==> flow/design.v <==
module tlb
(
    input  wire                      clk,
    input  wire [               18:0] s0_vppn    ,
    input  wire                       s0_va_bit12,
    input  wire [                9:0] s0_asid    ,
    output wire                       s0_found   ,
    output wire [$clog2(16)-1:0] s0_index   ,  
    output wire [               19:0] s0_ppn     ,
    output wire [                5:0] s0_ps      ,
    output wire [                1:0] s0_plv     ,
    output wire [                1:0] s0_mat     ,
    output wire                       s0_d       ,
    output wire                       s0_v       ,
    input  wire [               18:0] s1_vppn    ,
    input  wire                       s1_va_bit12,
    input  wire [                9:0] s1_asid    ,
    output wire                       s1_found   ,
    output wire [$clog2(16)-1:0] s1_index   ,
    output wire [               19:0] s1_ppn     ,
    output wire [                5:0] s1_ps      ,
    output wire [                1:0] s1_plv     ,
    output wire [                1:0] s1_mat     ,
    output wire                       s1_d       ,
    output wire                       s1_v       ,
    input  wire                      invtlb_valid,
    input  wire [               4:0] invtlb_op   ,
    input  wire                       we     ,
    input  wire [$clog2(16)-1:0] w_index,
    input  wire                       w_e    ,
    input  wire [               18:0] w_vppn ,
    input  wire [                5:0] w_ps   ,
    input  wire [                9:0] w_asid ,
    input  wire                       w_g    ,
    input  wire [               19:0] w_ppn0 ,
    input  wire [                1:0] w_plv0 ,
    input  wire [                1:0] w_mat0 ,
    input  wire                       w_d0   ,
    input  wire                       w_v0   ,
    input  wire [               19:0] w_ppn1 ,
    input  wire [                1:0] w_plv1 ,
    input  wire [                1:0] w_mat1 ,
    input  wire                       w_d1   ,
    input  wire                       w_v1   ,
    input  wire [$clog2(16)-1:0] r_index,
    output wire                       r_e    ,
    output wire [               18:0] r_vppn ,
    output wire [                5:0] r_ps   ,
    output wire [                9:0] r_asid ,
    output wire                       r_g    ,
    output wire [               19:0] r_ppn0 ,
    output wire [                1:0] r_plv0 ,
    output wire [                1:0] r_mat0 ,
    output wire                       r_d0   ,
    output wire                       r_v0   ,
    output wire [               19:0] r_ppn1 ,
    output wire [                1:0] r_plv1 ,
    output wire [                1:0] r_mat1 ,
    output wire                       r_d1   ,
    output wire                       r_v1
);
reg  [16-1:0] tlb_e                     ;
reg  [16-1:0] tlb_ps2MB                 ;  
reg  [        5:0] tlb_ps       [16-1:0];
reg  [       18:0] tlb_vppn     [16-1:0];
reg  [        9:0] tlb_asid     [16-1:0];
reg                tlb_g        [16-1:0];
reg  [       19:0] tlb_ppn0     [16-1:0];
reg  [        1:0] tlb_plv0     [16-1:0];
reg  [        1:0] tlb_mat0     [16-1:0];
reg                tlb_d0       [16-1:0];
reg                tlb_v0       [16-1:0];
reg  [       19:0] tlb_ppn1     [16-1:0];
reg  [        1:0] tlb_plv1     [16-1:0];
reg  [        1:0] tlb_mat1     [16-1:0];
reg                tlb_d1       [16-1:0];
reg                tlb_v1       [16-1:0];
wire [       15:0] match0                    ;
wire [       15:0] match1                    ;
assign match0[ 0] = (s0_vppn[18:9]==tlb_vppn[ 0][18:9])
                 && (tlb_ps2MB[ 0] || s0_vppn[8:0]==tlb_vppn[ 0][8:0])
                 && ((s0_asid==tlb_asid[ 0]) || tlb_g[ 0])
                 && tlb_e[0];
assign match0[ 1] = (s0_vppn[18:9]==tlb_vppn[ 1][18:9])
                 && (tlb_ps2MB[ 1] || s0_vppn[8:0]==tlb_vppn[ 1][8:0])
                 && ((s0_asid==tlb_asid[ 1]) || tlb_g[ 1])
                 && tlb_e[1];
assign match0[ 2] = (s0_vppn[18:9]==tlb_vppn[ 2][18:9])
                 && (tlb_ps2MB[ 2] || s0_vppn[8:0]==tlb_vppn[ 2][8:0])
                 && ((s0_asid==tlb_asid[ 2]) || tlb_g[ 2])
                 && tlb_e[2];
assign match0[ 3] = (s0_vppn[18:9]==tlb_vppn[ 3][18:9])
                 && (tlb_ps2MB[ 3] || s0_vppn[8:0]==tlb_vppn[ 3][8:0])
                 && ((s0_asid==tlb_asid[ 3]) || tlb_g[ 3])
                 && tlb_e[3];
assign match0[ 4] = (s0_vppn[18:9]==tlb_vppn[ 4][18:9])
                 && (tlb_ps2MB[ 4] || s0_vppn[8:0]==tlb_vppn[ 4][8:0])
                 && ((s0_asid==tlb_asid[ 4]) || tlb_g[ 4])
                 && tlb_e[4];
assign match0[ 5] = (s0_vppn[18:9]==tlb_vppn[ 5][18:9])
                 && (tlb_ps2MB[ 5] || s0_vppn[8:0]==tlb_vppn[ 5][8:0])
                 && ((s0_asid==tlb_asid[ 5]) || tlb_g[ 5])
                 && tlb_e[5];
assign match0[ 6] = (s0_vppn[18:9]==tlb_vppn[ 6][18:9])
                 && (tlb_ps2MB[ 6] || s0_vppn[8:0]==tlb_vppn[ 6][8:0])
                 && ((s0_asid==tlb_asid[ 6]) || tlb_g[ 6])
                 && tlb_e[6];
assign match0[ 7] = (s0_vppn[18:9]==tlb_vppn[ 7][18:9])
                 && (tlb_ps2MB[ 7] || s0_vppn[8:0]==tlb_vppn[ 7][8:0])
                 && ((s0_asid==tlb_asid[ 7]) || tlb_g[ 7])
                 && tlb_e[7];
assign match0[ 8] = (s0_vppn[18:9]==tlb_vppn[ 8][18:9])
                 && (tlb_ps2MB[ 8] || s0_vppn[8:0]==tlb_vppn[ 8][8:0])
                 && ((s0_asid==tlb_asid[ 8]) || tlb_g[ 8])
                 && tlb_e[8];
assign match0[ 9] = (s0_vppn[18:9]==tlb_vppn[ 9][18:9])
                 && (tlb_ps2MB[ 9] || s0_vppn[8:0]==tlb_vppn[ 9][8:0])
                 && ((s0_asid==tlb_asid[ 9]) || tlb_g[ 9])
                 && tlb_e[9];
assign match0[10] = (s0_vppn[18:9]==tlb_vppn[10][18:9])
                 && (tlb_ps2MB[10] || s0_vppn[8:0]==tlb_vppn[10][8:0])
                 && ((s0_asid==tlb_asid[10]) || tlb_g[10])
                 && tlb_e[10];
assign match0[11] = (s0_vppn[18:9]==tlb_vppn[11][18:9])
                 && (tlb_ps2MB[11] || s0_vppn[8:0]==tlb_vppn[11][8:0])
                 && ((s0_asid==tlb_asid[11]) || tlb_g[11])
                 && tlb_e[11];
assign match0[12] = (s0_vppn[18:9]==tlb_vppn[12][18:9])
                 && (tlb_ps2MB[12] || s0_vppn[8:0]==tlb_vppn[12][8:0])
                 && ((s0_asid==tlb_asid[12]) || tlb_g[12])
                 && tlb_e[12];
assign match0[13] = (s0_vppn[18:9]==tlb_vppn[13][18:9])
                 && (tlb_ps2MB[13] || s0_vppn[8:0]==tlb_vppn[13][8:0])
                 && ((s0_asid==tlb_asid[13]) || tlb_g[13])
                 && tlb_e[13];
assign match0[14] = (s0_vppn[18:9]==tlb_vppn[14][18:9])
                 && (tlb_ps2MB[14] || s0_vppn[8:0]==tlb_vppn[14][8:0])
                 && ((s0_asid==tlb_asid[14]) || tlb_g[14])
                 && tlb_e[14];
assign match0[15] = (s0_vppn[18:9]==tlb_vppn[15][18:9])
                 && (tlb_ps2MB[15] || s0_vppn[8:0]==tlb_vppn[15][8:0])
                 && ((s0_asid==tlb_asid[15]) || tlb_g[15])
                 && tlb_e[15];
assign match1[ 0] = (s1_vppn[18:9]==tlb_vppn[ 0][18:9])
                 && (tlb_ps2MB[ 0] || s1_vppn[8:0]==tlb_vppn[ 0][8:0])
                 && ((s1_asid==tlb_asid[ 0]) || tlb_g[ 0])
                 && tlb_e[0];
assign match1[ 1] = (s1_vppn[18:9]==tlb_vppn[ 1][18:9])
                 && (tlb_ps2MB[ 1] || s1_vppn[8:0]==tlb_vppn[ 1][8:0])
                 && ((s1_asid==tlb_asid[ 1]) || tlb_g[ 1])
                 && tlb_e[1];
assign match1[ 2] = (s1_vppn[18:9]==tlb_vppn[ 2][18:9])
                 && (tlb_ps2MB[ 2] || s1_vppn[8:0]==tlb_vppn[ 2][8:0])
                 && ((s1_asid==tlb_asid[ 2]) || tlb_g[ 2])
                 && tlb_e[2];
assign match1[ 3] = (s1_vppn[18:9]==tlb_vppn[ 3][18:9])
                 && (tlb_ps2MB[ 3] || s1_vppn[8:0]==tlb_vppn[ 3][8:0])
                 && ((s1_asid==tlb_asid[ 3]) || tlb_g[ 3])
                 && tlb_e[3];
assign match1[ 4] = (s1_vppn[18:9]==tlb_vppn[ 4][18:9])
                 && (tlb_ps2MB[ 4] || s1_vppn[8:0]==tlb_vppn[ 4][8:0])
                 && ((s1_asid==tlb_asid[ 4]) || tlb_g[ 4])
                 && tlb_e[4];
assign match1[ 5] = (s1_vppn[18:9]==tlb_vppn[ 5][18:9])
                 && (tlb_ps2MB[ 5] || s1_vppn[8:0]==tlb_vppn[ 5][8:0])
                 && ((s1_asid==tlb_asid[ 5]) || tlb_g[ 5])
                 && tlb_e[5];
assign match1[ 6] = (s1_vppn[18:9]==tlb_vppn[ 6][18:9])
                 && (tlb_ps2MB[ 6] || s1_vppn[8:0]==tlb_vppn[ 6][8:0])
                 && ((s1_asid==tlb_asid[ 6]) || tlb_g[ 6])
                 && tlb_e[6];
assign match1[ 7] = (s1_vppn[18:9]==tlb_vppn[ 7][18:9])
                 && (tlb_ps2MB[ 7] || s1_vppn[8:0]==tlb_vppn[ 7][8:0])
                 && ((s1_asid==tlb_asid[ 7]) || tlb_g[ 7])
                 && tlb_e[7];
assign match1[ 8] = (s1_vppn[18:9]==tlb_vppn[ 8][18:9])
                 && (tlb_ps2MB[ 8] || s1_vppn[8:0]==tlb_vppn[ 8][8:0])
                 && ((s1_asid==tlb_asid[ 8]) || tlb_g[ 8])
                 && tlb_e[8];
assign match1[ 9] = (s1_vppn[18:9]==tlb_vppn[ 9][18:9])
                 && (tlb_ps2MB[ 9] || s1_vppn[8:0]==tlb_vppn[ 9][8:0])
                 && ((s1_asid==tlb_asid[ 9]) || tlb_g[ 9])
                 && tlb_e[9];
assign match1[10] = (s1_vppn[18:9]==tlb_vppn[10][18:9])
                 && (tlb_ps2MB[10] || s1_vppn[8:0]==tlb_vppn[10][8:0])
                 && ((s1_asid==tlb_asid[10]) || tlb_g[10])
                 && tlb_e[10];
assign match1[11] = (s1_vppn[18:9]==tlb_vppn[11][18:9])
                 && (tlb_ps2MB[11] || s1_vppn[8:0]==tlb_vppn[11][8:0])
                 && ((s1_asid==tlb_asid[11]) || tlb_g[11])
                 && tlb_e[11];
assign match1[12] = (s1_vppn[18:9]==tlb_vppn[12][18:9])
                 && (tlb_ps2MB[12] || s1_vppn[8:0]==tlb_vppn[12][8:0])
                 && ((s1_asid==tlb_asid[12]) || tlb_g[12])
                 && tlb_e[12];
assign match1[13] = (s1_vppn[18:9]==tlb_vppn[13][18:9])
                 && (tlb_ps2MB[13] || s1_vppn[8:0]==tlb_vppn[13][8:0])
                 && ((s1_asid==tlb_asid[13]) || tlb_g[13])
                 && tlb_e[13];
assign match1[14] = (s1_vppn[18:9]==tlb_vppn[14][18:9])
                 && (tlb_ps2MB[14] || s1_vppn[8:0]==tlb_vppn[14][8:0])
                 && ((s1_asid==tlb_asid[14]) || tlb_g[14])
                 && tlb_e[14];
assign match1[15] = (s1_vppn[18:9]==tlb_vppn[15][18:9])
                 && (tlb_ps2MB[15] || s1_vppn[8:0]==tlb_vppn[15][8:0])
                 && ((s1_asid==tlb_asid[15]) || tlb_g[15])
                 && tlb_e[15];
assign s0_found     = match0[ 0] | match0[ 1] | match0[ 2] | match0[ 3]
                    | match0[ 4] | match0[ 5] | match0[ 6] | match0[ 7]
                    | match0[ 8] | match0[ 9] | match0[10] | match0[11]
                    | match0[12] | match0[13] | match0[14] | match0[15];
assign s0_index     = s0_found ? (match0[ 0] ? 4'h0 : (match0[ 1] ? 4'h1 : (
                                  match0[ 2] ? 4'h2 : (match0[ 3] ? 4'h3 : (
                                  match0[ 4] ? 4'h4 : (match0[ 5] ? 4'h5 : (
                                  match0[ 6] ? 4'h6 : (match0[ 7] ? 4'h7 : (
                                  match0[ 8] ? 4'h8 : (match0[ 9] ? 4'h9 : (
                                  match0[10] ? 4'ha : (match0[11] ? 4'hb : (
                                  match0[12] ? 4'hc : (match0[13] ? 4'hd : (
                                  match0[14] ? 4'he : (match0[15] ? 4'hf : 4'hx
                                  )))))))))))))))) : 4'hx;
wire even_or_odd0 = tlb_ps2MB[s0_index] ? s0_vppn[8] : s0_va_bit12;
assign s0_ppn		= s0_found ? (even_or_odd0 ? tlb_ppn1[s0_index] : tlb_ppn0[s0_index])
 :
								 20'hxxx;
assign s0_ps        =   tlb_ps[s0_index]  ;
assign s0_plv       =   even_or_odd0 ? tlb_plv1[s0_index] : tlb_plv0[s0_index];
assign s0_mat       =   even_or_odd0 ? tlb_mat1[s0_index] : tlb_mat0[s0_index];
assign s0_d         =   even_or_odd0 ? tlb_d1[s0_index] : tlb_d0[s0_index];
assign s0_v         =   even_or_odd0 ? tlb_v1[s0_index] : tlb_v0[s0_index];
assign s1_found     = match1[ 0] | match1[ 1] | match1[ 2] | match1[ 3]
                    | match1[ 4] | match1[ 5] | match1[ 6] | match1[ 7]
                    | match1[ 8] | match1[ 9] | match1[10] | match1[11]
                    | match1[12] | match1[13] | match1[14] | match1[15];
assign s1_index     = s1_found ? (match1[ 0] ? 4'h0 : (match1[ 1] ? 4'h1 : (
                                  match1[ 2] ? 4'h2 : (match1[ 3] ? 4'h3 : (
                                  match1[ 4] ? 4'h4 : (match1[ 5] ? 4'h5 : (
                                  match1[ 6] ? 4'h6 : (match1[ 7] ? 4'h7 : (
                                  match1[ 8] ? 4'h8 : (match1[ 9] ? 4'h9 : (
                                  match1[10] ? 4'ha : (match1[11] ? 4'hb : (
                                  match1[12] ? 4'hc : (match1[13] ? 4'hd : (
                                  match1[14] ? 4'he : (match1[15] ? 4'hf : 4'hx
                                  )))))))))))))))) : 4'hx;
wire even_or_odd1 = tlb_ps2MB[s1_index] ? s1_vppn[8] : s1_va_bit12;
assign s1_ppn		= s1_found ? (even_or_odd1 ? tlb_ppn1[s1_index] : tlb_ppn0[s1_index])
 :
								 20'hxxx;
assign s1_ps        =   tlb_ps[s1_index]  ;
assign s1_plv       =   even_or_odd1 ? tlb_plv1[s1_index] : tlb_plv0[s1_index];
assign s1_mat       =   even_or_odd1 ? tlb_mat1[s1_index] : tlb_mat0[s1_index];
assign s1_d         =   even_or_odd1 ? tlb_d1[s1_index] : tlb_d0[s1_index];
assign s1_v         =   even_or_odd1 ? tlb_v1[s1_index] : tlb_v0[s1_index];
integer i;
always @(posedge clk) begin
    if(invtlb_valid) begin
        if(invtlb_op == 5'b00000||invtlb_op == 5'b00001) begin
            for(i = 0; i < 16; i = i+1) begin
                tlb_e[i] <= 1'b0;
            end
        end
        else if(invtlb_op == 5'b00010) begin
            for(i = 0; i < 16; i = i+1) begin
                if(tlb_g[i] == 1'b1) begin
                    tlb_e[i] <= 1'b0;
                end
            end
        end
        else if(invtlb_op == 5'b00011) begin
            for(i = 0; i < 16; i = i+1) begin
                if(tlb_g[i]==1'b0) begin
                    tlb_e[i] <= 1'b0;
                end
            end
        end
        else if(invtlb_op == 5'b00100) begin
            for(i = 0; i < 16; i = i+1) begin
                if(tlb_g[i]==1'b0 && tlb_asid[i]==s1_asid) begin
                    tlb_e[i] <= 1'b0;
                end
            end
        end
        else if(invtlb_op == 5'b00101) begin
            for(i = 0; i < 16; i = i+1) begin
                if(tlb_g[i]==1'b0 && tlb_asid[i]==s1_asid && tlb_vppn[i][18:9]==s1_vppn[18:9] && (tlb_ps2MB[i] || s1_vppn[8:0] == tlb_vppn[i][8:0])) begin
                    tlb_e[i] <= 1'b0;
                end
            end
        end
        else if(invtlb_op == 5'b00110) begin
            for(i = 0; i < 16; i = i+1) begin
                if((tlb_g[i]==1'b1 || tlb_asid[i]==s1_asid) && tlb_vppn[i][18:9]==s1_vppn[18:9] && (tlb_ps2MB[i] || s1_vppn[8:0] == tlb_vppn[i][8:0])) begin
                    tlb_e[i] <= 1'b0;
                end
            end
        end
    end
    if(we) begin
        tlb_e[w_index]       <= w_e                    ;
        tlb_ps[w_index]      <= w_ps                   ;
        tlb_ps2MB[w_index]   <= (w_ps == 6'h15) ? 1 : 0; 
        tlb_vppn[w_index]    <= w_vppn                 ;
        tlb_asid[w_index]    <= w_asid                 ;
        tlb_g[w_index]       <= w_g                    ;
        tlb_ppn0[w_index]    <= w_ppn0                 ;
        tlb_plv0[w_index]    <= w_plv0                 ;
        tlb_mat0[w_index]    <= w_mat0                 ;
        tlb_d0[w_index]      <= w_d0                   ;
        tlb_v0[w_index]      <= w_v0                   ;
        tlb_ppn1[w_index]    <= w_ppn1                 ;
        tlb_plv1[w_index]    <= w_plv1                 ;
        tlb_mat1[w_index]    <= w_mat1                 ;
        tlb_d1[w_index]      <= w_d1                   ;
        tlb_v1[w_index]      <= w_v1                   ;
    end
end
assign r_e      = tlb_e[r_index]   ;
assign r_vppn   = tlb_vppn[r_index];
assign r_ps     = tlb_ps[r_index]  ;
assign r_asid   = tlb_asid[r_index];
assign r_g      = tlb_g[r_index]   ;
assign r_ppn0   = tlb_ppn0[r_index];
assign r_plv0   = tlb_plv0[r_index];
assign r_mat0   = tlb_mat0[r_index];
assign r_d0     = tlb_d0[r_index]  ;
assign r_v0     = tlb_v0[r_index]  ;
assign r_ppn1   = tlb_ppn1[r_index];
assign r_plv1   = tlb_plv1[r_index];
assign r_mat1   = tlb_mat1[r_index];
assign r_d1     = tlb_d1[r_index]  ;
assign r_v1     = tlb_v1[r_index]  ;
endmodule
Reports on tlb
What the tools print for tlb, step after step.
Lines are those of the file above, counted from 1.
Operators carry their Yosys type and port widths (W data, S select, Z words).
Cell names lack the library's common part.
The mark -- stands for no value.
- design top: tlb
- clock: clk
- standard-cell library: sky130hd
- timing corner: tt_025C_1v80

Word-level counts
Yosys after proc, flatten, opt, wreduce and memory -nomap, before mapping. Enables and synchronous resets that opt folds into registers are not counted as muxes. Memory bits, and registers merged into a memory's read port (data or address), are not among the register bits. Print and check cells are not counted.
Yosys's memory passes give these memory sizes; they may raise the number of words (mostly to a power of two), join words into wider ones and drop unused or constant bits.
- noted bits in registers: 32
- bits in writable memories: 1408
- memories at 14
- noted input port bits: 165
- output and inout bits: 163
- cells after elaboration at 712
- add/sub/neg operators at 1
- equal/unequal tests at 135
- noted shifts and indexed selects: 7
- mux-type cells at 243
- bitwise operators at 52
- noted reduce/logical cells: 258
- memories (name ; depth ; bits a word ; line ; RTL):
    tlb_ppn0 ; 16 ; 20 ; 68 ; reg  [       19:0] tlb_ppn0     [16-1:0];
    tlb_ppn1 ; 16 ; 20 ; 73 ; reg  [       19:0] tlb_ppn1     [16-1:0];
    tlb_vppn ; 16 ; 19 ; 65 ; reg  [       18:0] tlb_vppn     [16-1:0];
    tlb_asid ; 16 ; 10 ; 66 ; reg  [        9:0] tlb_asid     [16-1:0];
    tlb_ps ; 16 ; 6 ; 64 ; reg  [        5:0] tlb_ps       [16-1:0];
    tlb_mat0 ; 16 ; 2 ; 70 ; reg  [        1:0] tlb_mat0     [16-1:0];
Memories not listed: 8.
- operators by type and width (kind ; number):
    $eq A10 B10 Y1 ; 96
    $eq A9 B9 Y1 ; 32
    $mux W1 ; 189
    $logic_and A1 B1 Y1 ; 176
    $mux W4 ; 35
    $mux W20 ; 6
    $logic_or A1 B1 Y1 ; 81
    $shiftx A16 B4 Y1 ; 3
    $shift A1 B5 Y16 ; 2
    $shift A1 B5 Y16 const A ; 2
    $and A16 B16 Y16 ; 2
    $or A16 B16 Y16 ; 2
    $not A16 Y16 ; 2
    $mux W16 ; 2
    $or A1 B1 Y1 ; 30
    $mux W19 ; 1
    $not A1 Y1 ; 16
    $mux W2 ; 8
    $eq A5 B3 Y1 const B ; 3
    $eq A5 B2 Y1 const B ; 2
    $mux W10 ; 1
    $eq A6 B5 Y1 const B ; 1
    $mux W6 ; 1
    $neg A4 Y5 ; 1
    $eq A5 B1 Y1 const B ; 1
    $logic_not A5 Y1 ; 1

Logic depth
Depth = most cells in a row (Yosys ltp): at word level without a register or memory, in the mapped netlist without a sequential cell, where the memories' decode and read muxes count.
- word-level depth at 26
- noted ABC_AREA: 0
- noted mapped depth: 19
- gate-level depth less buffers: 14

Netlist
The flow's flattened synthesis, as Yosys stat reports it; memories are mapped. The netlist is that of the ABC_AREA named above (0 if unset); the other value can give another one.
- noted mapped cells: 6385
- synthesis area at 85096.6 um^2
- noted area of sequential cells: 43081.3 um^2
- flip-flops: 1440
- buffers at 493
- cells by type (cell ; number ; total area (um^2)):
    edfxtp_1 ; 1424 ; 4.28E+04
    mux4_2 ; 445 ; 1E+04
    mux2i_1 ; 923 ; 9.24E+03
    xor2_1 ; 590 ; 5.17E+03
    xnor2_1 ; 340 ; 2.98E+03
    nand2_1 ; 551 ; 2.07E+03
    o21ai_0 ; 306 ; 1.53E+03
    mux2_2 ; 101 ; 1.14E+03
    nor4_1 ; 150 ; 938.4
    buf_2 ; 181 ; 905.869
    a211oi_1 ; 117 ; 878.342
    clkbuf_1 ; 229 ; 859.574
    and3_1 ; 95 ; 594.32
    nand4_1 ; 86 ; 538.016
    nor3_1 ; 101 ; 505.485
    a41oi_1 ; 53 ; 464.195
    nor2_1 ; 123 ; 461.693
    o22ai_1 ; 66 ; 412.896
Other cell types: 60; their cells: 504.

Path before layout
Path of least setup slack by OpenSTA after synthesis, without wires, with an ideal clock, recovery checks aside; 20% of the period is set as input and as output delay. Where synthesis merged equal registers, the netlist keeps one of their names.
- path type: input-to-reg
- start: in w_index[0]
- end: mem tlb_asid[0][0]
- period at 10000 ps
- external input delay: 2000 ps
- setup time: 647 ps
- time at the first pin at 2000 ps
- data arrival time: 8946 ps
- data required time: 9353 ps
- setup slack at 407 ps
- delay of the path at 7593 ps
- driving pins on the path at 6
- path buffers: 2
- synthesis period reached: 9593 ps
"delay of the path" is the arrival time less input delay plus setup time.
"driving pins on the path" counts driving pins, that of a launching flip-flop among them; a cell with two outputs on the path counts twice.
"synthesis period reached" is the clock period less the worst setup slack; recovery checks do not enter. This is arithmetic on one report: input and output delays are still those of the set period (20% each).
The rows between start and end are the longest chain of elaborated cells between them; the timing report does not say that the signal goes this way. Where chains are equally long, one stands for them.
Each line given opens the expression or statement behind the cell; cells for indexed reads and writes are added by Yosys, which also makes memories of some case tables.
- path through: clkbuf_1 -> inv_1 -> ha_1 -> clkbuf_1 -> nand2_1 -> nor3_1
- noted cells in the longest elaborated chain: 1
- elaborated cells on any way between the ends at 1
- source lines of those cells: 1
- classes of those cells: mux (1)
- RTL lines, path post-synthesis (item ; line ; RTL):
    start, declared ; 29 ; input  wire [$clog2(16)-1:0] w_index,
    $mux W4 ; 296 ; if(we) begin
    end, declared ; 66 ; reg  [        9:0] tlb_asid     [16-1:0];

Worst path after layout
From the final timing report of job 1: the path of least setup slack in the routed layout; clock arrival at registers is part of the times.
The path's times are printed in steps of 10 ps; the period is the one set.
- path type: input-to-output
- start: in s0_asid[1]
- end: out s0_ppn[17]
- period at 16600 ps
- external input delay: 3320 ps
- output delay: 3320 ps
- time at the first pin at 3320 ps
- data arrival time: 10630 ps
- data required time: 13280 ps
- setup slack at 2650 ps
- driving pins on the path at 17
- path buffers: 5
The rows between start and end are the longest chain of elaborated cells between them; the timing report does not say that the signal goes this way. Where chains are equally long, one stands for them.
- path through: clkdlybuf4s50_1 -> xor2_1 -> nor4_1 -> a41oi_1 -> buf_4 -> nor4_1 -> a21oi_1 -> o311ai_4 -> nand2_4 -> buf_6 -> buf_8 -> mux2_2 -> o21ai_0 -> o21ai_0 -> o21ai_0 -> mux2i_1 -> clkdlybuf4s50_1
- noted cells in the longest elaborated chain: 25
- elaborated cells on any way between the ends at 102
- source lines of those cells: 45
- classes of those cells: eq/ne (16); shift (1); mux (20); logic (15); reduce/logical (48); memory (2)
- RTL lines, path post-layout (item ; line ; RTL):
    start, declared ; 6 ; input  wire [                9:0] s0_asid    ,
    $eq A10 B10 Y1 ; 142 ; && ((s0_asid==tlb_asid[15]) || tlb_g[15])
    $logic_or A1 B1 Y1 ; 142 ;
    $logic_and A1 B1 Y1 (2 in a row) ; 140 ; assign match0[15] = (s0_vppn[18:9]==tlb_vppn[15][18:9])
    $mux W4 (2 in a row) ; 219 ; match0[14] ? 4'he : (match0[15] ? 4'hf : 4'hx
    $mux W4 (2 in a row) ; 218 ; match0[12] ? 4'hc : (match0[13] ? 4'hd : (
    $mux W4 (2 in a row) ; 217 ; match0[10] ? 4'ha : (match0[11] ? 4'hb : (
    $mux W4 (2 in a row) ; 216 ; match0[ 8] ? 4'h8 : (match0[ 9] ? 4'h9 : (
    $mux W4 (2 in a row) ; 215 ; match0[ 6] ? 4'h6 : (match0[ 7] ? 4'h7 : (
    $mux W4 (2 in a row) ; 214 ; match0[ 4] ? 4'h4 : (match0[ 5] ? 4'h5 : (
    $mux W4 (2 in a row) ; 213 ; match0[ 2] ? 4'h2 : (match0[ 3] ? 4'h3 : (
    $mux W4 (3 in a row) ; 212 ; assign s0_index     = s0_found ? (match0[ 0] ? 4'h0 : (match0[ 1] ? 4'h1 : (
    $shiftx A16 B4 Y1 ; 221 ; wire even_or_odd0 = tlb_ps2MB[s0_index] ? s0_vppn[8] : s0_va_bit12;
    $mux W1 ; 221 ;
    $mux W20 (2 in a row) ; 222 ; assign s0_ppn = s0_found ? (even_or_odd0 ? tlb_ppn1[s0_index] : tlb_ppn0[s0_index])
    end, declared ; 9 ; output wire [               19:0] s0_ppn     ,

==> results <==
2 stored runs of tlb in the flow (synthesis by Yosys, layout by OpenROAD, sky130hd cells), in arbitrary order. Constraints: input delay and output delay 20% of the set period each, output load 0.01 pF.
"reached clock period" = clock period - worst setup slack. The figure is calculated, with input and output delays left at 20% of the set period.
"worst path time" means the part of the period allowed to the worst setup path (the constraints hold back 20% at inputs and 20% at outputs) less its slack; where the path has registers, the arrival times of their clocks count too.
"power consumption" is the tool's figure for a default switching activity; nothing was simulated.
"worst path time" is given in steps of 10 ps.

Job 1

==> flow/run.sh <==
#!/bin/bash
# the make line also repeats the synthesis and layout settings of config.mk as NAME=value (left out here)
make -C /OpenROAD-flow-scripts/flow DESIGN_CONFIG=/design/flow/config.mk WORK_HOME=/design/flow/orfs CLKGATE_MAP_FILE= finish
==> flow/config.mk <==
export PLATFORM = sky130hd
export DESIGN_NAME = tlb
export DESIGN_NICKNAME = tlb
export VERILOG_FILES = /design/flow/design.v
export SDC_FILE = /design/flow/constraint.sdc
export NUM_CORES = 4
export LEC_CHECK = 0
export ABC_AREA = 0
export CAP_MARGIN = 20
export CELL_PAD_IN_SITES_DETAIL_PLACEMENT = 2
export CELL_PAD_IN_SITES_GLOBAL_PLACEMENT = 2
export CORE_ASPECT_RATIO = 1.83
export CORE_MARGIN = 2
export CORE_UTILIZATION = 26
export CTS_CLUSTER_SIZE = 17
export GPL_ROUTABILITY_DRIVEN = 0
export MAX_ROUTING_LAYER = met4
export PLACE_DENSITY_LB_ADDON = 0.2
export SETUP_SLACK_MARGIN = 2.64
export SLEW_MARGIN = 20
==> flow/constraint.sdc <==
create_clock -name core_clock -period 16.6 [get_ports {clk}]
set_input_delay 3.3200 -clock core_clock [delete_from_list [all_inputs] [get_ports {clk}]]
set_output_delay 3.3200 -clock core_clock [all_outputs]
set_load 0.01 [all_outputs]

Measured in job 1:
- noted the area of the die: 332098.0 um^2
- synthesized cell area: 85096.6 um^2
- reached clock period: 13955 ps
- noted the lowest setup slack: 2645 ps
- worst hold slack in the final report: 567 ps
- standard-cell area after layout: 99431.6 um^2
- worst path time: 7310 ps
- kind of the worst setup path: input-to-output
- power consumption at 0.008767 W
- total negative setup slack at 0 ps
- utilization of the finished layout at 30.5 %

Job 2

==> flow/run.sh <==
#!/bin/bash
# the make line also repeats the synthesis and layout settings of config.mk as NAME=value (left out here)
make -C /OpenROAD-flow-scripts/flow DESIGN_CONFIG=/design/flow/config.mk WORK_HOME=/design/flow/orfs CLKGATE_MAP_FILE= finish
==> flow/config.mk <==
export PLATFORM = sky130hd
export DESIGN_NAME = tlb
export DESIGN_NICKNAME = tlb
export VERILOG_FILES = /design/flow/design.v
export SDC_FILE = /design/flow/constraint.sdc
export NUM_CORES = 4
export LEC_CHECK = 0
export ABC_AREA = 1
export CAP_MARGIN = 30
export CELL_PAD_IN_SITES_DETAIL_PLACEMENT = 2
export CELL_PAD_IN_SITES_GLOBAL_PLACEMENT = 3
export CORE_MARGIN = 2
export CORE_UTILIZATION = 40
export CTS_CLUSTER_DIAMETER = 375
export CTS_CLUSTER_SIZE = 33
export MAX_ROUTING_LAYER = met4
export SLEW_MARGIN = 20
export TNS_END_PERCENT = 90
==> flow/constraint.sdc <==
create_clock -name core_clock -period 10.8 [get_ports {clk}]
set_input_delay 2.1600 -clock core_clock [delete_from_list [all_inputs] [get_ports {clk}]]
set_output_delay 2.1600 -clock core_clock [all_outputs]
set_load 0.01 [all_outputs]

Measured in job 2:
- noted the area of the die: 233096.0 um^2
- synthesized cell area: 91699.2 um^2
- reached clock period: 10210 ps
- noted the lowest setup slack: 590 ps
- worst hold slack in the final report: 640 ps
- standard-cell area after layout: 100773.0 um^2
- worst path time: 5890 ps
- kind of the worst setup path: input-to-output
- power consumption at 0.010997 W
- total negative setup slack at 0 ps
- utilization of the finished layout at 44.3 %
